==> flow/design.v <==
module b58_cliky
	(
		CLOCK_50,						 
    KEY,
    SW,
    HEX0, HEX1, HEX2, HEX3, HEX4, HEX5, HEX6, HEX7,
		PLOT_X,
		PLOT_Y,
		PLOT_COLOUR,
		PLOT_EN
	);
	input			CLOCK_50;				 
	input   [9:0]   SW;
	input   [3:0]   KEY;
    output 	[6:0]   HEX0, HEX1, HEX2, HEX3, HEX4, HEX5, HEX6, HEX7;
	output	[7:0]	PLOT_X;
	output	[7:0]	PLOT_Y;
	output	[2:0]	PLOT_COLOUR;
	output			PLOT_EN;
   wire resetn;
   assign resetn = SW[0];
	wire [2:0] colour;
	wire [7:0] x;
        wire [7:0] y;
	wire writeEn;
	assign PLOT_X = x;
	assign PLOT_Y = y;
	assign PLOT_COLOUR = colour;
	assign PLOT_EN = writeEn;
   wire [2:0] next_square, curr_square;
   wire [6:0] next_colour;
   wire [2:0] curr_colour;
   wire [3:0] next_mode, curr_mode;
   wire [15:0] score, high_score;
   wire [3:0] lives;
   wire times_up, have_pressed, correct_answer;
   wire [9:0] squares_drawn;
   wire [19:0] current_state, next_state;
   wire [4:0] pressed_key;
   top_clicky top(
   		.clk(CLOCK_50),
   		.resetn(resetn),
   		.restart(SW[9]),
   		.key1(~KEY[3]), .key2(~KEY[2]), .key3(~KEY[1]), .key4(~KEY[0]),
   		.next_square(next_square), 
		.curr_square(curr_square),
   		.next_colour(next_colour), 
   		.curr_colour(curr_colour),
   		.next_mode(next_mode), 
   		.curr_mode(curr_mode),
   		.score(score),
  		.high_score(high_score),
  		.lives(lives),
  		.x(x), 
  		.y(y),  
  		.colour(colour),  
  		.times_up(times_up), 
  		.have_pressed(have_pressed), 
  		.correct_answer(correct_answer),
  		.squares_drawn(squares_drawn),
   		.current_state(current_state), 
   		.next_state(next_state),
   		.pressed_key(pressed_key),
   		.plot(writeEn)  
   		);
      hex_display score_1(
        .IN(score[3:0]),
        .OUT(HEX0)
      );
      hex_display score_2(
        .IN(score[7:4]),
        .OUT(HEX1)
      );
	hex_display high_score_1(
        .IN(high_score[3:0]),
        .OUT(HEX6)
      );
	hex_display high_score_2(
        .IN(high_score[7:4]),
        .OUT(HEX7)
      );
      hex_display lives_count(
        .IN(lives),
        .OUT(HEX4)
      );
	assign HEX5 = 7'b1000111;
	assign HEX3 = 7'b0010010;
	assign HEX2 = 7'b1000110;
endmodule
module hex_display(IN, OUT);
   input [3:0] IN;
	 output reg [6:0] OUT;
	 always @(*)
	 begin
		case(IN[3:0])
			4'b0000: OUT = 7'b1000000;
			4'b0001: OUT = 7'b1111001;
			4'b0010: OUT = 7'b0100100;
			4'b0011: OUT = 7'b0110000;
			4'b0100: OUT = 7'b0011001;
			4'b0101: OUT = 7'b0010010;
			4'b0110: OUT = 7'b0000010;
			4'b0111: OUT = 7'b1111000;
			4'b1000: OUT = 7'b0000000;
			4'b1001: OUT = 7'b0011000;
			4'b1010: OUT = 7'b0001000;
			4'b1011: OUT = 7'b0000011;
			4'b1100: OUT = 7'b1000110;
			4'b1101: OUT = 7'b0100001;
			4'b1110: OUT = 7'b0000110;
			4'b1111: OUT = 7'b0001110;
			default: OUT = 7'b0111111;
		endcase
	end
endmodule
 module top_clicky(
   input clk, resetn, restart,
   input key1, key2, key3, key4,
   output wire [2:0] next_square, curr_square,
   output wire [6:0] next_colour, 
   output wire [2:0] curr_colour,
   output wire [3:0] next_mode,
   output wire [3:0] curr_mode,
   output wire [15:0] score,
   output wire [15:0] high_score,
   output wire [3:0] lives,
   output wire [7:0] x, y,
   output wire [2:0] colour,
   output wire times_up, have_pressed, correct_answer,
   output wire [9:0] squares_drawn,
   output wire [19:0] current_state, next_state,
   output wire [4:0] pressed_key,
   output wire plot
   );
    wire [4:0] ld_w_square;
    wire ld_next_square;
    wire update;
    wire reset, set_answer, drawing_bar;
    clicky_datapath d0(
      .clk(clk),
      .resetn(resetn),
      .start(1'd1),
      .reset(reset),
      .ld_w_square(ld_w_square),
      .ld_next_square(ld_next_square),
      .plot(plot),
      .pressed_key(pressed_key),
      .update(update),
      .set_answer(set_answer),
      .drawing_bar(drawing_bar),
      .times_up(times_up),
      .have_pressed(have_pressed), 
      .correct_answer(correct_answer),
      .squares_drawn(squares_drawn),
      .out_x(x),
      .out_y(y),
      .colour(colour),
      .score(score),
      .high_score(high_score),
      .lives(lives),
      .next_square(next_square),
      .next_colour(next_colour),
      .curr_colour(curr_colour),
      .curr_square(curr_square),
      .next_mode(next_mode),
      .curr_mode(curr_mode)
    );
    clicky_control c0(
      .resetn(resetn),
      .start(1'd1),
      .restart(restart),
      .times_up(times_up),
      .clk(clk),
      .key1(key1), 
      .key2(key2), 
      .key3(key3), 
      .key4(key4),
      .have_pressed(have_pressed), 
      .correct_answer(correct_answer),
      .squares_drawn(squares_drawn),
      .lives(lives), 
      .score(score),
      .ld_w_square(ld_w_square),
      .ld_next_square(ld_next_square),
      .plot(plot),
      .pressed_key(pressed_key),
      .update(update),
      .current_state(current_state), 
      .next_state(next_state),
      .reset(reset),
      .set_answer(set_answer),
      .drawing_bar(drawing_bar)
    );
endmodule
module clicky_control(
    input resetn,
    input start, 
    input restart,
    input times_up,
    input clk,
    input key1, key2, key3, key4,
    input have_pressed, correct_answer,
    input [9:0] squares_drawn,
    input [3:0] lives, 
    input [15:0] score,
    output reg [4:0] ld_w_square,
    output reg ld_next_square,
    output reg plot,
    output reg [4:0] pressed_key,
    output reg update,
    output reg [19:0] current_state, next_state,
    output reg reset,
    output reg set_answer,
    output reg drawing_bar
    );
    localparam
    START		           = 20'd1,
    LOAD_W_SQUARE_1		    =	20'd2,
    DRAW_W_SQUARE_1		    =	20'd3,
    DRAW_W_SQUARE_1_WAIT	    =	20'd4,
    LOAD_W_SQUARE_2		    =	20'd5,
    DRAW_W_SQUARE_2		    =	20'd6,
    DRAW_W_SQUARE_2_WAIT	    =	20'd7,
    LOAD_W_SQUARE_3		    =	20'd8,
    DRAW_W_SQUARE_3		    =	20'd9,
    DRAW_W_SQUARE_3_WAIT	    =	20'd10,
    LOAD_W_SQUARE_4		    =  20'd11,
    DRAW_W_SQUARE_4		    =  20'd12,
    DRAW_W_SQUARE_4_WAIT	    =	20'd13,
    LOAD_NEXT_SQUARE		    =  20'd14,
    DRAW_NEXT_SQUARE		    =	20'd15,
    DRAW_NEXT_SQUARE_WAIT	    =	20'd16,
    LOAD_LEFT_BAR           =    20'd30,
    DRAW_LEFT_BAR           =    20'd31,
    DRAW_LEFT_BAR_WAIT      =    20'd32,
    LOAD_RIGHT_BAR          =    20'd33,
    DRAW_RIGHT_BAR          =    20'd34,
    DRAW_RIGHT_BAR_WAIT     =    20'd35,
    WAIT_ANSWER		    =	20'd17,
    PRESSED_KEY_1_WAIT	    =	20'd19,
    PRESSED_KEY_2_WAIT	    =	20'd21,
    PRESSED_KEY_3_WAIT	    =	20'd23,
    PRESSED_KEY_4_WAIT	    =	20'd25,
    TIMES_UP			    =	20'd26,
    UPDATE_SCORE		    =	20'd27,
    RESTART			   	    =	20'd28,
    RESTART_WAIT	        =   20'd29,
	UPDATE_SCORE_WAIT		=   20'd36;
    always@(*)
    begin: state_table 
            case (current_state)
              START: next_state = start ? LOAD_W_SQUARE_1 : START;
              LOAD_W_SQUARE_1: next_state = DRAW_W_SQUARE_1;
              DRAW_W_SQUARE_1: next_state = (squares_drawn < 10'd256) ? DRAW_W_SQUARE_1 : DRAW_W_SQUARE_1_WAIT;
              DRAW_W_SQUARE_1_WAIT: next_state = LOAD_W_SQUARE_2;
              LOAD_W_SQUARE_2: next_state = DRAW_W_SQUARE_2;
              DRAW_W_SQUARE_2: next_state = (squares_drawn < 10'd256) ? DRAW_W_SQUARE_2 : DRAW_W_SQUARE_2_WAIT;
              DRAW_W_SQUARE_2_WAIT: next_state = LOAD_W_SQUARE_3;
              LOAD_W_SQUARE_3: next_state = DRAW_W_SQUARE_3;
              DRAW_W_SQUARE_3: next_state = (squares_drawn < 10'd256) ? DRAW_W_SQUARE_3 : DRAW_W_SQUARE_3_WAIT;
              DRAW_W_SQUARE_3_WAIT: next_state = LOAD_W_SQUARE_4;
              LOAD_W_SQUARE_4: next_state = DRAW_W_SQUARE_4;
              DRAW_W_SQUARE_4: next_state = (squares_drawn < 10'd256) ? DRAW_W_SQUARE_4 : DRAW_W_SQUARE_4_WAIT;
              DRAW_W_SQUARE_4_WAIT: next_state = LOAD_NEXT_SQUARE;
              LOAD_NEXT_SQUARE: next_state = DRAW_NEXT_SQUARE;
              DRAW_NEXT_SQUARE: next_state = (squares_drawn < 10'd256) ? DRAW_NEXT_SQUARE : DRAW_NEXT_SQUARE_WAIT;
              DRAW_NEXT_SQUARE_WAIT: next_state = LOAD_LEFT_BAR;
              LOAD_LEFT_BAR: next_state = DRAW_LEFT_BAR;
              DRAW_LEFT_BAR: next_state = (squares_drawn < 10'd480) ? DRAW_LEFT_BAR : DRAW_LEFT_BAR_WAIT;
              DRAW_LEFT_BAR_WAIT: next_state = LOAD_RIGHT_BAR;
              LOAD_RIGHT_BAR: next_state = DRAW_RIGHT_BAR;
              DRAW_RIGHT_BAR: next_state = (squares_drawn < 10'd480) ? DRAW_RIGHT_BAR : DRAW_RIGHT_BAR_WAIT;
              DRAW_RIGHT_BAR_WAIT: next_state = WAIT_ANSWER;
              WAIT_ANSWER:
                    begin
		              if (times_up == 1'b1)
                            next_state = TIMES_UP;
                      else if ((key1 == 1'b1) && (have_pressed == 1'b0))
                        	next_state = PRESSED_KEY_1_WAIT;
                      else if ((key2 == 1'b1) && (have_pressed == 1'b0))
                        	next_state = PRESSED_KEY_2_WAIT;
                      else if ((key3 == 1'b1) && (have_pressed == 1'b0))
                        	next_state = PRESSED_KEY_3_WAIT;
                      else if ((key4 == 1'b1) && (have_pressed == 1'b0))
                        	next_state = PRESSED_KEY_4_WAIT;
                      else
                        	next_state = WAIT_ANSWER;	
                    end
		    PRESSED_KEY_1_WAIT:
			begin
				if ((times_up == 1'b0) && (key1 == 1'b0))
					next_state = WAIT_ANSWER;
				else if (times_up == 1'b1)
					next_state = TIMES_UP;
				else
					next_state = PRESSED_KEY_1_WAIT;
			end
            PRESSED_KEY_2_WAIT:
			begin
				if ((times_up == 1'b0) && (key2 == 1'b0))
					next_state = WAIT_ANSWER;
				else if (times_up == 1'b1)
					next_state = TIMES_UP;
				else
					next_state = PRESSED_KEY_2_WAIT;
			end
            PRESSED_KEY_3_WAIT:
			begin
				if ((times_up == 1'b0) && (key3 == 1'b0))
					next_state = WAIT_ANSWER;
				else if (times_up == 1'b1)
					next_state = TIMES_UP;
				else
					next_state = PRESSED_KEY_3_WAIT;
			end
            PRESSED_KEY_4_WAIT:
			begin
				if ((times_up == 1'b0) && (key4 == 1'b0))
					next_state = WAIT_ANSWER;
				else if (times_up == 1'b1)
					next_state = TIMES_UP;
				else
					next_state = PRESSED_KEY_4_WAIT;
			end
                TIMES_UP: next_state = UPDATE_SCORE;
                UPDATE_SCORE: next_state = UPDATE_SCORE_WAIT;
					 UPDATE_SCORE_WAIT: next_state = (lives != 4'd0) ? LOAD_W_SQUARE_1 : RESTART;
                RESTART: next_state = restart ? RESTART_WAIT : RESTART;
                RESTART_WAIT: next_state = restart ? RESTART_WAIT : START;
            default:     next_state = START;
        endcase
    end
    always @(*)
    begin: enable_signals
	    set_answer = 1'b0;
      	reset = 1'b0;
      	ld_w_square = 5'd0;
		ld_next_square = 1'b0;
      	plot = 1'b0;
		pressed_key = 5'd0;
		update = 1'b0;
		drawing_bar = 1'b0;
        case (current_state)
           START:
             	begin
                reset = 1'b1;
                end
           LOAD_W_SQUARE_1: 
                begin
                set_answer = 1'b1;
                ld_w_square = 5'd1;
                end
           LOAD_W_SQUARE_2: 
                begin
                ld_w_square = 5'd2;
                end
           LOAD_W_SQUARE_3: 
                begin
                ld_w_square = 5'd3;
                end
           LOAD_W_SQUARE_4: 
                begin
                ld_w_square = 5'd4;
                end
           LOAD_NEXT_SQUARE: 
                begin
                ld_next_square = 1'b1;
                end
           LOAD_LEFT_BAR:
                begin
                ld_w_square = 5'd5;
                end
           LOAD_RIGHT_BAR:
                begin
                ld_w_square = 5'd6;
                end
           DRAW_W_SQUARE_1:
             	begin
                plot = 1'b1;
                end
           DRAW_W_SQUARE_2:
             	begin
                plot = 1'b1;
                end
           DRAW_W_SQUARE_3:
             	begin
                plot = 1'b1;
                end
           DRAW_W_SQUARE_4:
             	begin
                plot = 1'b1;
                end
           DRAW_NEXT_SQUARE:
             	begin
                plot = 1'b1;
                end
           DRAW_LEFT_BAR:
             	begin
                plot = 1'b1;
                drawing_bar = 1'b1;
                end
           DRAW_RIGHT_BAR:
             	begin
                plot = 1'b1;
                drawing_bar = 1'b1;
                end
           PRESSED_KEY_1_WAIT:
                begin
                pressed_key = 5'd1;
                end
           PRESSED_KEY_2_WAIT:
                begin
                pressed_key = 5'd2;
                end
           PRESSED_KEY_3_WAIT:
                begin
                pressed_key = 5'd3;
                end
           PRESSED_KEY_4_WAIT:
           	    begin
                pressed_key = 5'd4;
                end
           UPDATE_SCORE:
             	begin
                update = 1'b1;
                end
        endcase
    end 
    always@(posedge clk)
    begin: state_FFs
      if(!resetn || !start)
            current_state <= START;
        else
            current_state <= next_state;
    end 
endmodule
module clicky_datapath(
   input clk,
   input resetn,
   input start,
   input reset,
   input [4:0] ld_w_square,
   input ld_next_square,
   input plot,
   input [4:0] pressed_key,
   input update,
   input set_answer,
   input drawing_bar,
   output times_up,
   output reg have_pressed, correct_answer,
   output reg [9:0] squares_drawn,  
   output reg [7:0] out_x, out_y,
   output reg [2:0] colour, 
   output reg [15:0] score,
   output reg [15:0] high_score,
   output reg [3:0] lives,  
   output reg [2:0] next_square,
   output reg [6:0] next_colour,
   output reg [2:0] curr_colour,
   output reg [2:0] curr_square,
   output reg [3:0] next_mode,
   output reg [3:0] curr_mode
    );
    localparam
    w_square_1_x		=	8'd30,
    w_square_1_y		=	8'd52,
    w_square_2_x		=	8'd60,
    w_square_2_y		=	8'd52,
    w_square_3_x		=	8'd90,
    w_square_3_y		=	8'd52,
    w_square_4_x		=	8'd120,
    w_square_4_y		=	8'd52,
    left_bar_x          =   8'd0,
    right_bar_x         =   8'd156,
    bar_y               =   8'd0,
    black			=      3'b000,
    blue			=      3'b001,
    green			=      3'b010,
    cyan			=      3'b011,
    red			    =	   3'b100,
    pink			=      3'b101,
    yellow			=	   3'b110,
    white		    =	   3'b111;
    reg [17:0] max_count;
    reg inc_life, dec_life, inc_speed, dec_speed, inc_score, dec_score;
   rate_divider rate_div(
   			.clk(clk), 
   			.resetn(resetn),
   			.reset(reset), 
   			.max_count(max_count),
   		    .enable(times_up)
   		    );
   reg [7:0] x,y;
   reg [2:0] c;  
   reg [9:0] ct;
   wire [3:0] x_add = ct[3:0];
   wire [3:0] y_add = ct[7:4];
   wire [1:0] x_add_bar = ct[1:0];
   wire [7:0] y_add_bar = ct[9:2];
   always @(posedge clk)
   begin
		if (next_square >= 3'd4)
		    next_square <= 3'd0;
		else
		    next_square <= next_square + 3'd1;
		if (next_colour >= 7'd100)
		    next_colour <= 7'd0;
		else
		    next_colour <= next_colour + 7'd1;
		if (next_mode >= 4'd10)
		    next_mode <= 4'd0;
		else
		    next_mode <= next_mode + 7'd1;
       if (set_answer == 1'b1)
           correct_answer <= 1'b0;
        if (reset == 1'b1)
        begin
        x <= 8'd0;
        y <= 8'd0;
        c <= 3'd0;
        inc_speed <= 0;
        dec_speed <= 0;
        inc_life <= 0;
		  dec_life <= 0;
		  inc_score <= 0;
		  dec_score <= 0;
        have_pressed <= 1'd0;
        lives <= 4'd3;
        score <= 16'd0;
		  max_count <= 18'd18_000;
		  curr_mode <= 0;
        end
        if (update == 1'b1)
        begin
					 if (inc_speed)
    	            max_count <= max_count - (18'd1_000);
                if (dec_speed)
                    max_count <= max_count + (18'd1_000);
                if (inc_score)
					     begin
                    score <= score + 1;
						  if (high_score <= score+1)
								high_score <= score +1;
						  end
                if (dec_score)
                    score <= score - 1;
                if (inc_life)
                    lives <= lives + 1;
                if ((dec_life) & (lives != 0)) 
                    lives <= lives - 1;
					 if ((have_pressed == 1'b0) && ((curr_colour == 3'd0) || (curr_colour == 3'd1)) && (lives != 3'd0))
					     lives <= lives -1;
		    if (curr_mode == 4'd0)      
		    begin
		        if (next_mode == 4'd1)   
		            curr_mode <= 4'd1;
		    end
		    else if (curr_mode == 4'd3)  
		        curr_mode <= 4'd0;
		    else                         
		        curr_mode <= curr_mode + 4'd1;
        end
        if (pressed_key == 5'd1)
            begin
            inc_speed <= 0;
            dec_speed <= 0;
            inc_life <= 0;
            dec_life <= 0;
            inc_score <= 0;
            dec_score <= 0;
            if (curr_mode == 4'd0)
            begin
                if (curr_colour == 3'd4 && curr_square == 3'd1)
                begin
                	inc_speed <= 1'b1;
                end
                else if (curr_colour == 3'd3 && curr_square == 3'd1)
                begin
                        dec_speed <= 1'b1;
                end
                else if (curr_colour == 3'd2 && curr_square == 3'd1)
                begin
                        inc_life <= 1'b1;
                end
                else if (curr_colour == 3'd1)
                begin
                    if (curr_square == 3'd1)
                        inc_score <= 1'b1;
                    else
                        dec_life <= 1'b1;
                end
                else if (curr_colour == 3'd0)
                begin
                    if (curr_square != 3'd1)
                        inc_score <= 1'b1;
                    else
                        dec_life <= 1'b1;
                end
            end
         	else
         	begin
                if (curr_colour == 3'd4 && curr_square == 3'd1)
                begin
                    dec_speed <= 1'b1;
                end
                else if (curr_colour == 3'd3 && curr_square == 3'd1)
                begin
                    inc_speed <= 1'b1;
                end
                else if (curr_colour == 3'd2 && curr_square == 3'd1)
                begin
                     dec_life <= 1'b1;
                end
                else if (curr_colour == 3'd0)
                begin
                    if (curr_square == 3'd1)
                        inc_score <= 1'b1;
                    else
                        dec_life <= 1'b1;
                end
                else if (curr_colour == 3'd1)
                begin
                    if (curr_square != 3'd1)
                        inc_score <= 1'b1;
                    else
                        dec_life <= 1'b1;
                end
         	end    
            have_pressed <= 1'b1;
            end
        if (pressed_key == 5'd2)
            begin
            inc_speed <= 0;
            dec_speed <= 0;
            inc_life <= 0;
            dec_life <= 0;
            inc_score <= 0;
            dec_score <= 0;
            if (curr_mode == 4'd0)
            begin
                if (curr_colour == 3'd4 && curr_square == 3'd2)
                begin
                	inc_speed <= 1'b1;
                end
                else if (curr_colour == 3'd3 && curr_square == 3'd2)
                begin
                        dec_speed <= 1'b1;
                end
                else if (curr_colour == 3'd2 && curr_square == 3'd2)
                begin
                        inc_life <= 1'b1;
                end
                else if (curr_colour == 3'd1)
                begin
                    if (curr_square == 3'd2)
                        inc_score <= 1'b1;
                    else
                        dec_life <= 1'b1;
                end
                else if (curr_colour == 3'd0)
                begin
                    if (curr_square != 3'd2)
                        inc_score <= 1'b1;
                    else
                        dec_life <= 1'b1;
                end
            end
         	else
         	begin
                if (curr_colour == 3'd4 && curr_square == 3'd2)
                begin
                    dec_speed <= 1'b1;
                end
                else if (curr_colour == 3'd3 && curr_square == 3'd2)
                begin
                    inc_speed <= 1'b1;
                end
                else if (curr_colour == 3'd2 && curr_square == 3'd2)
                begin
                     dec_life <= 1'b1;
                end
                else if (curr_colour == 3'd0)
                begin
                    if (curr_square == 3'd2)
                        inc_score <= 1'b1;
                    else
                        dec_life <= 1'b1;
                end
                else if (curr_colour == 3'd1)
                begin
                    if (curr_square != 3'd2)
                        inc_score <= 1'b1;
                    else
                        dec_life <= 1'b1;
                end
         	end    
            have_pressed <= 1'b1;
            end
        if (pressed_key == 5'd3)
            begin
            inc_speed <= 0;
            dec_speed <= 0;
            inc_life <= 0;
            dec_life <= 0;
            inc_score <= 0;
            dec_score <= 0;
            if (curr_mode == 4'd0)
            begin
                if (curr_colour == 3'd4 && curr_square == 3'd3)
                begin
                	inc_speed <= 1'b1;
                end
                else if (curr_colour == 3'd3 && curr_square == 3'd3)
                begin
                        dec_speed <= 1'b1;
                end
                else if (curr_colour == 3'd2 && curr_square == 3'd3)
                begin
                        inc_life <= 1'b1;
                end
                else if (curr_colour == 3'd1)
                begin
                    if (curr_square == 3'd3)
                        inc_score <= 1'b1;
                    else
                        dec_life <= 1'b1;
                end
                else if (curr_colour == 3'd0)
                begin
                    if (curr_square != 3'd3)
                        inc_score <= 1'b1;
                    else
                        dec_life <= 1'b1;
                end
            end
         	else
         	begin
                if (curr_colour == 3'd4 && curr_square == 3'd3)
                begin
                    dec_speed <= 1'b1;
                end
                else if (curr_colour == 3'd3 && curr_square == 3'd3)
                begin
                    inc_speed <= 1'b1;
                end
                else if (curr_colour == 3'd2 && curr_square == 3'd3)
                begin
                     dec_life <= 1'b1;
                end
                else if (curr_colour == 3'd0)
                begin
                    if (curr_square == 3'd3)
                        inc_score <= 1'b1;
                    else
                        dec_life <= 1'b1;
                end
                else if (curr_colour == 3'd1)
                begin
                    if (curr_square != 3'd3)
                        inc_score <= 1'b1;
                    else
                        dec_life <= 1'b1;
                end
         	end    
            have_pressed <= 1'b1;
            end
        if (pressed_key == 5'd4)
            begin
            inc_speed <= 0;
            dec_speed <= 0;
            inc_life <= 0;
            dec_life <= 0;
            inc_score <= 0;
            dec_score <= 0;
            if (curr_mode == 4'd0)
            begin
                if (curr_colour == 3'd4 && curr_square == 3'd4)
                begin
                	inc_speed <= 1'b1;
                end
                else if (curr_colour == 3'd3 && curr_square == 3'd4)
                begin
                        dec_speed <= 1'b1;
                end
                else if (curr_colour == 3'd2 && curr_square == 3'd4)
                begin
                        inc_life <= 1'b1;
                end
                else if (curr_colour == 3'd1)
                begin
                    if (curr_square == 3'd4)
                        inc_score <= 1'b1;
                    else
                        dec_life <= 1'b1;
                end
                else if (curr_colour == 3'd0)
                begin
                    if (curr_square != 3'd4)
                        inc_score <= 1'b1;
                    else
                        dec_life <= 1'b1;
                end
            end
         	else
         	begin
                if (curr_colour == 3'd4 && curr_square == 3'd4)
                begin
                    dec_speed <= 1'b1;
                end
                else if (curr_colour == 3'd3 && curr_square == 3'd4)
                begin
                    inc_speed <= 1'b1;
                end
                else if (curr_colour == 3'd2 && curr_square == 3'd4)
                begin
                     dec_life <= 1'b1;
                end
                else if (curr_colour == 3'd0)
                begin
                    if (curr_square == 3'd4)
                        inc_score <= 1'b1;
                    else
                        dec_life <= 1'b1;
                end
                else if (curr_colour == 3'd1)
                begin
                    if (curr_square != 3'd4)
                        inc_score <= 1'b1;
                    else
                        dec_life <= 1'b1;
                end
         	end    
            have_pressed <= 1'b1;
            end
        if (ld_w_square == 5'd1)
        begin
		      have_pressed <= 1'd0;
            x <= w_square_1_x;
            y <= w_square_1_y;
            c <= white;
				inc_speed <= 0;
            dec_speed <= 0;
            inc_life <= 0;
            dec_life <= 0;
            inc_score <= 0;
            dec_score <= 0;
        end
        else if (ld_w_square == 5'd2)
        begin
            x <= w_square_2_x;
            y <= w_square_2_y;
            c <= white;
        end
        else if (ld_w_square == 5'd3)
        begin
            x <= w_square_3_x;
            y <= w_square_3_y;
            c <= white;
        end
        else if (ld_w_square == 5'd4)
        begin
            x <= w_square_4_x;
            y <= w_square_4_y;
            c <= white;
        end
        else if (ld_w_square == 5'd5)
        begin
            x <= left_bar_x;
            y <= bar_y;
            if (curr_mode == 4'd0)
                c <= black;
            else
                c <= red;
        end
        else if (ld_w_square == 5'd6)
        begin
            x <= right_bar_x;
            y <= bar_y;
            if (curr_mode == 4'd0)
                c <= black;
            else
                c <= red;
        end
       if (ld_next_square == 1'b1)
       begin
	    if (score%5 == 4)
	    begin
	        max_count <= max_count - (18'd1_000);
	    end
	    if (next_colour >= 7'd0 && next_colour <= 7'd44)
	    begin
	            c <= red;
                curr_colour <= 3'd1;
        end
	    else if (next_colour >= 7'd45 && next_colour <= 7'd89)
	    begin
	            c <= yellow;
                curr_colour <= 3'd0;
        end
	    else if (next_colour >= 7'd90 && next_colour <= 7'd94)
	    begin
	            c <= green;
                curr_colour <= 3'd2;
        end
	    else if (next_colour >= 7'd95 && next_colour <= 7'd97)
	    begin
                c <= pink;
                curr_colour <= 3'd4;
        end
	    else if (next_colour >= 7'd98 && next_colour <= 7'd100)
	    begin
		        c <= cyan;
                curr_colour <= 3'd3;
        end
            if (next_square == 3'd1)
            begin
            	x <= w_square_1_x;
            	y <= w_square_1_y;
              	curr_square <= 3'd1;
            end
            else if (next_square == 3'd2)
            begin
            	x <= w_square_2_x;
            	y <= w_square_2_y;
                curr_square <= 3'd2;
            end
            else if (next_square == 3'd3)
            begin
            	x <= w_square_3_x;
            	y <= w_square_3_y;
                curr_square <= 3'd3;
            end
            else if (next_square == 3'd4)
            begin
            	x <= w_square_4_x;
            	y <= w_square_4_y;
                curr_square <= 3'd4;
            end
        end
        if (plot == 1'b0)
            ct <= 0;
        else if (ct == 10'd1023)
            begin
            ct <= 0;
            end
        else if (plot == 1'b1)
            ct <= ct + 1'b1;
        else
            ct <= ct;
        if (plot == 1'b0) 
        begin
            out_x <= 8'b0000_0000;
            out_y <= 8'b0000_0000;
            colour <= 3'b000;
            squares_drawn <= 10'd0;
        end
        else
        begin
            if (drawing_bar == 1'b1)
            begin
                out_x <= x + x_add_bar;
                out_y <= y + y_add_bar;
                colour <= c;
            end
            else
            begin
                out_x <= x + x_add;
                out_y <= y + y_add;
                colour <= c;
            end
            squares_drawn <= squares_drawn + 10'd1;
        end
        if (!resetn)
        begin
            lives <= 4'd3;
            score <= 16'd0;
            have_pressed <= 1'b0;
            correct_answer <= 1'b0;
            next_square <= 3'd1;
            next_colour <= 7'd0;
            squares_drawn <= 10'd0;
            max_count <= 18'd18_000;
            high_score <= 16'd0;
            inc_life <= 0;
            dec_life <= 0;
            inc_speed <= 0;
            dec_speed <= 0;
            inc_score <= 0;
            dec_score <= 0;
            curr_mode <= 0;
            next_mode <= 0;
            curr_colour <= 3'd0;
            curr_square <= 3'd0;
            x <= 8'd0;
            y <= 8'd0;
            c <= 3'd0;
            ct <= 10'd0;
            out_x <= 8'd0;
            out_y <= 8'd0;
            colour <= 3'd0;
        end
    end
endmodule
module rate_divider(
  	input clk,
  	input resetn,
	input reset,
  	input [17:0] max_count, 
  	output reg enable
    );
  	reg [17:0] ct;
    always @(posedge clk)
    begin
		  if (!resetn)
		  begin
		      ct <= 18'd0;
				enable <= 1'b0;
		  end
		  else if (reset)
		  begin
		      ct <= max_count - 1;
				enable <= 1'b0;
		  end
        else if (ct > 0)
        begin
            ct <= ct - 18'd1;
      		enable <= 1'b0;
        end
        else
        begin
            ct <= max_count;
          	enable <= 1'b1;
        end
    end
endmodule
Tool chain data of b58_cliky. Tool output for the design above, in the order of the flow. Line numbers count from 1 in the design file above. Operators: Yosys type, input widths -> output width; for muxes data width and select width s. Library cell names are shortened. The mark -- stands for no value.

Design top: b58_cliky. Clock port: CLOCK_50. Library: sky130hd. Library corner: tt_025C_1v80.

After elaboration. Counts by Yosys on the flattened word-level netlist (proc, flatten, opt, wreduce; memories kept). Print and check cells are left out. Memory sizes are those after Yosys's memory passes, which may raise the word count (mostly to a power of two), join words into wider ones and drop unused or constant bits.

Under $add $sub $neg stands 17. For multipliers the number is 0. Div/mod/pow operators: 1. The entry for magnitude comparators reads 17. Eq/ne operators: 62. The figure for shifts and indexed selects is 0. The figure for muxes and demuxes is 270. Bitwise logic cells: 9. For reduce/logical cells the number is 45.

Operator list (number): $eq 20x5->1 const B (12); $mux 8 (26); $pmux 6 s32 (1); $mux 1 (171); $eq 20x4->1 const B (8); $mux 18 (8); $mux 4 (29); $eq 20x6->1 const B (5); $mod 16x3->32 const B (1); $eq 20x3->1 const B (4); $mux 3 (24); $mux 16 (4); $eq 20x2->1 const B (2); $sub 18x1->18 const B (2); $le 16x32->1 (1); $eq 32x3->1 const B (1); $ge 7x7->1 const B (4); $le 7x7->1 const B (4); $logic_and 1x1->1 (27); $add 10x1->10 const B (2); $lt 10x9->1 const B (2); $eq 20x1->1 const B (1); $eq 5x2->1 const B (4); $eq 5x3->1 const B (4); $gt 18x1->1 const B (1); $add 18x10->18 const B (1); $sub 18x10->18 const B (1); $eq 3x2->1 const B (6).

Not listed: further kinds 37, cells in them 65.

Under flip-flop bits (word level) stands 181. The entry for bits in latches reads 0. For bits in writable memories the number is 0. For ROM bits the number is 1328. The figure for clocked read ports x word width is 47. Memory cells: 6. Under input bits stands 15.

Memories: (name not given) (depth 64, width 12, rd ports 1, write ports 0, RTL line 343) `case (current_state)`; (name not given) (depth 16, width 7, rd ports 1, write ports 0, RTL line 95) `case(IN[3:0])`; (name not given) (depth 16, width 7, rd ports 1, write ports 0, RTL line 95); (name not given) (depth 16, width 7, rd ports 1, write ports 0, RTL line 95); (name not given) (depth 16, width 7, rd ports 1, write ports 0, RTL line 95); (name not given) (depth 16, width 7, rd ports 1, write ports 0, RTL line 95).

Depth. Yosys ltp: most cells in a row. Word level: on the elaborated netlist, between registers, memories and ports. Mapped: between sequential cells and ports; inverters and the memories' decode and read muxes count.

Under depth in word-level cells stands 15. The figure for ABC_AREA is 0. Mapped depth: 50. The figure for depth with buffers taken out is 41.

After synthesis. The flow's flattened synthesis, as Yosys stat reports it; memories are mapped. The netlist is that of the ABC_AREA named above (0 if unset); the other value can give another one.

The figure for cell count is 2625. Under chip area (Yosys) stands 18994.5 um2. Sequential area: 4344.2 um2. Mapped flip-flops: 217. The figure for buffer cells is 168.

Cells by type: dfxtp_1 (number 217, area in all 4.34E+03 um2); nor2_1 (number 308, area in all 1.16E+03 um2); ha_1 (number 86, area in all 1.08E+03 um2); a21oi_1 (number 200, area in all 1000.96 um2); nand2_1 (number 247, area in all 927.139 um2); o21ai_0 (number 159, area in all 795.763 um2); xnor2_1 (number 81, area in all 709.43 um2); mux2i_1 (number 47, area in all 470.451 um2); nand3_1 (number 92, area in all 460.442 um2); clkbuf_1 (number 113, area in all 424.157 um2); nor3_1 (number 80, area in all 400.384 um2); inv_1 (number 106, area in all 397.882 um2); xor2_1 (number 42, area in all 367.853 um2); a31oi_1 (number 43, area in all 269.008 um2); a21o_1 (number 34, area in all 255.245 um2); and2_1 (number 34, area in all 212.704 um2); nand4_1 (number 33, area in all 206.448 um2); a211oi_1 (number 27, area in all 202.694 um2).

Other cell types: 98; their cells: 676. The figures by module come from a second, unflattened synthesis with its own total; it is not the netlist above.

The figure for cells (unflattened synthesis) is 2535. For area (unflattened synthesis) the number is 18749.2 um2.

Rows give one instance, submodules left out.

Modules: clicky_datapath (times used 1, cells 1911, area 13870.8 um2); clicky_control (times used 1, cells 238, area 1963.1 um2); rate_divider (times used 1, cells 183, area 1392.6 um2); hex_display (times used 5, cells 35, area 267.8 um2); b58_cliky (times used 1, cells 27, area 180.2 um2); top_clicky (times used 1, cells 1, area 3.8 um2).

Timing after synthesis. Path of least setup slack by OpenSTA after synthesis, without wires, with an ideal clock, recovery checks aside; 20% of the period is set as input and as output delay. Where synthesis merged equal registers, the netlist keeps one of their names.

Path type: reg-to-reg. Start point: reg (no name shown). End point: reg top.d0.max_count[9]. The figure for clock period is 16000 ps. For arrival time the number is 10728 ps. Required time: 15931 ps. Under slack stands 5203 ps. Delay of the path: 10797 ps. For stages on the path the number is 47. The entry for period reached after synthesis reads 10797 ps.

"delay of the path" = arrival - input delay + setup time. "stages on the path": output pins that drive a net of the path, with the launching flip-flop's if there is one; two outputs of one cell count as two. "period reached after synthesis" is the clock period less the worst setup slack; recovery checks do not enter. This is arithmetic on one report: input and output delays are still those of the set period (20% each). Between the ends stands the longest chain of elaborated cells between them, by number of cells; it is not shown to be the way that was timed. Of several equally long chains one is given. A line is the first line of the expression or statement that the cell stems from. Yosys adds cells for indexed reads and writes and turns some case tables into memories. A register here has more assigning lines than the two given.

Cell sequence: dfxtp_1 buf_2 nor2_2 inv_2 ha_1 nor2b_1 buf_2 a31oi_1 o21ai_1 or4_4 o211a_1 buf_6 o32ai_4 xnor2_1 or4_4 or2_1 o21a_1 or3_1 (+11 left out) nor4_2 o21ai_2 xnor2_2 ha_1 o21ai_0 mux2i_1 o21ai_1 nand3_1 nor3_2 mux2_4 buf_2 o21ai_1 o31ai_1 nor4_1 o211ai_1 nor3_4 mux2_2 o21ai_1. Length of the longest elaborated chain: 4. The entry for elaborated cells on any way between the ends reads 4.

Ends and longest elaborated chain, after synthesis: start: declaration (RTL line 454); start: assignment (RTL line 541); start: assignment (RTL line 546); $mod 16x3->32 (RTL line 886); $eq 32x3->1 (RTL line 886); $mux 18 (RTL line 886); $mux 18 (RTL line 884) `if (ld_next_square == 1'b1)`; end: assignment (RTL line 538) `max_count <= max_count + (18'd1_000);`; end: assignment (RTL line 888) `max_count <= max_count - (18'd1_000);`; end: declaration (RTL line 484) `reg [17:0] max_count;`.

Path in the finished layout. Path of least setup slack in the final report of stored run 1 (OpenROAD, finished layout, wires in). Where an end is a register, its clock arrival counts in the times. The report prints the path's times to 10 ps; the period is as set.

Path type: reg-to-reg. Start point: reg (no name shown). End point: reg top.d0.max_count[6]. The figure for clock period is 12700 ps. For arrival time the number is 12230 ps. Required time: 13180 ps. Under slack stands 950 ps. For stages on the path the number is 40.

Between the ends stands the longest chain of elaborated cells between them, by number of cells; it is not shown to be the way that was timed. Of several equally long chains one is given. A register here has more assigning lines than the two given.

Cell sequence: dfxtp_1 inv_1 ha_1 or3b_1 nor4_2 o21ai_1 or4_4 o211a_1 o32ai_4 xnor2_1 or4_4 or2_1 o21a_1 or3_1 a21oi_1 a21oi_1 o21ai_1 mux2_2 (+4 left out) maj3_1 a22oi_1 or4_4 a21boi_4 a211oi_1 or3b_1 o21ai_2 buf_4 o31ai_1 o21ai_0 a311o_1 or2_0 a211oi_1 o211ai_1 nor3_4 buf_12 mux2_1 o21ai_1. Length of the longest elaborated chain: 4. The entry for elaborated cells on any way between the ends reads 4.

Ends and longest elaborated chain, post-layout: start: declaration (RTL line 454); start: assignment (RTL line 541); start: assignment (RTL line 546); $mod 16x3->32 (RTL line 886); $eq 32x3->1 (RTL line 886); $mux 18 (RTL line 886); $mux 18 (RTL line 884) `if (ld_next_square == 1'b1)`; end: assignment (RTL line 538) `max_count <= max_count + (18'd1_000);`; end: assignment (RTL line 888) `max_count <= max_count - (18'd1_000);`; end: declaration (RTL line 484) `reg [17:0] max_count;`.

==> results <==
Settings and measured results of 3 stored flow runs for module b58_cliky (sky130hd), not sorted in any way. The constraints put input and output delay at 20% of the set period each and load the outputs with 0.01 pF. "period reached" = clock period - worst setup slack. The figure is calculated, with input and output delays left at 20% of the set period. "worst path time" is the time allowed to the run's worst setup path (the clock period less input and output delay, where it has them) less its slack. Clock arrival times count: a late capture clock shortens it, a late launch clock lengthens it. "total power after layout" rests on the timing tool's default activity at the inputs, not on a simulated workload. "worst path time" is known to 10 ps.

Files of stored run 1:
==> flow/run.sh <==
#!/bin/bash
# the make line also repeats the synthesis and layout settings of config.mk as NAME=value (left out here)
make -C /OpenROAD-flow-scripts/flow DESIGN_CONFIG=/design/flow/config.mk WORK_HOME=/design/flow/orfs CLKGATE_MAP_FILE= finish
==> flow/config.mk <==
export PLATFORM = sky130hd
export DESIGN_NAME = b58_cliky
export DESIGN_NICKNAME = b58_cliky
export VERILOG_FILES = /design/flow/design.v
export SDC_FILE = /design/flow/constraint.sdc
export NUM_CORES = 4
export LEC_CHECK = 0
export CAP_MARGIN = 20
export CORE_MARGIN = 2
export CORE_UTILIZATION = 40
export PLACE_DENSITY = 0.6
export SLEW_MARGIN = 20
==> flow/constraint.sdc <==
create_clock -name core_clock -period 12.7 [get_ports {CLOCK_50}]
set_input_delay 2.5400 -clock core_clock [delete_from_list [all_inputs] [get_ports {CLOCK_50}]]
set_output_delay 2.5400 -clock core_clock [all_outputs]
set_load 0.01 [all_outputs]

Results of stored run 1. The standard-cell area after layout is 21720.8 um2. The final worst hold slack is 450 ps. The mapped cell area after synthesis comes to 18994.5 um2. The period reached stands at 11748 ps. The area of the die stands at 49246.3 um2. The measured utilization after layout is 0.465. For the post-route setup TNS the run shows 0 ps. For the worst setup slack after layout the run shows 952 ps. The worst path time comes to 11750 ps. Critical path kind: reg-to-reg. The total power after layout is 1.835 mW.

Files of stored run 2:
==> flow/run.sh <==
#!/bin/bash
# the make line also repeats the synthesis and layout settings of config.mk as NAME=value (left out here)
make -C /OpenROAD-flow-scripts/flow DESIGN_CONFIG=/design/flow/config.mk WORK_HOME=/design/flow/orfs CLKGATE_MAP_FILE= finish
==> flow/config.mk <==
export PLATFORM = sky130hd
export DESIGN_NAME = b58_cliky
export DESIGN_NICKNAME = b58_cliky
export VERILOG_FILES = /design/flow/design.v
export SDC_FILE = /design/flow/constraint.sdc
export NUM_CORES = 4
export LEC_CHECK = 0
export CAP_MARGIN = 20
export CELL_PAD_IN_SITES_GLOBAL_PLACEMENT = 3
export CORE_MARGIN = 2
export CORE_UTILIZATION = 20
export GPL_TIMING_DRIVEN = 0
export HOLD_SLACK_MARGIN = -0.06
export MAX_ROUTING_LAYER = met4
export PLACE_DENSITY = 0.91
export SLEW_MARGIN = 20
==> flow/constraint.sdc <==
create_clock -name core_clock -period 13.1 [get_ports {CLOCK_50}]
set_input_delay 2.6200 -clock core_clock [delete_from_list [all_inputs] [get_ports {CLOCK_50}]]
set_output_delay 2.6200 -clock core_clock [all_outputs]
set_load 0.01 [all_outputs]

Results of stored run 2. The standard-cell area after layout is 22426.5 um2. The final worst hold slack is 452 ps. The mapped cell area after synthesis comes to 18994.5 um2. The period reached stands at 12412 ps. The area of the die stands at 97453.2 um2. The measured utilization after layout is 0.237. For the post-route setup TNS the run shows 0 ps. For the worst setup slack after layout the run shows 688 ps. The worst path time comes to 12410 ps. Critical path kind: reg-to-reg. The total power after layout is 1.881 mW.

Files of stored run 3:
==> flow/run.sh <==
#!/bin/bash
# the make line also repeats the synthesis and layout settings of config.mk as NAME=value (left out here)
make -C /OpenROAD-flow-scripts/flow DESIGN_CONFIG=/design/flow/config.mk WORK_HOME=/design/flow/orfs CLKGATE_MAP_FILE= finish
==> flow/config.mk <==
export PLATFORM = sky130hd
export DESIGN_NAME = b58_cliky
export DESIGN_NICKNAME = b58_cliky
export VERILOG_FILES = /design/flow/design.v
export SDC_FILE = /design/flow/constraint.sdc
export NUM_CORES = 4
export LEC_CHECK = 0
export CAP_MARGIN = 20
export CORE_ASPECT_RATIO = 1.37
export CORE_MARGIN = 2
export CORE_UTILIZATION = 56
export CTS_CLUSTER_DIAMETER = 243
export MAX_ROUTING_LAYER = met4
export MIN_ROUTING_LAYER = met2
export PLACE_DENSITY_LB_ADDON = 0.2
export SLEW_MARGIN = 30
export TNS_END_PERCENT = 20
==> flow/constraint.sdc <==
create_clock -name core_clock -period 16.0 [get_ports {CLOCK_50}]
set_input_delay 3.2000 -clock core_clock [delete_from_list [all_inputs] [get_ports {CLOCK_50}]]
set_output_delay 3.2000 -clock core_clock [all_outputs]
set_load 0.01 [all_outputs]

Results of stored run 3. The standard-cell area after layout is 20470.9 um2. The final worst hold slack is 453 ps. The mapped cell area after synthesis comes to 18994.5 um2. The period reached stands at 15009 ps. The area of the die stands at 35425.7 um2. The measured utilization after layout is 0.615. For the post-route setup TNS the run shows 0 ps. For the worst setup slack after layout the run shows 991 ps. The worst path time comes to 15010 ps. Critical path kind: reg-to-reg. The total power after layout is 1.485 mW.
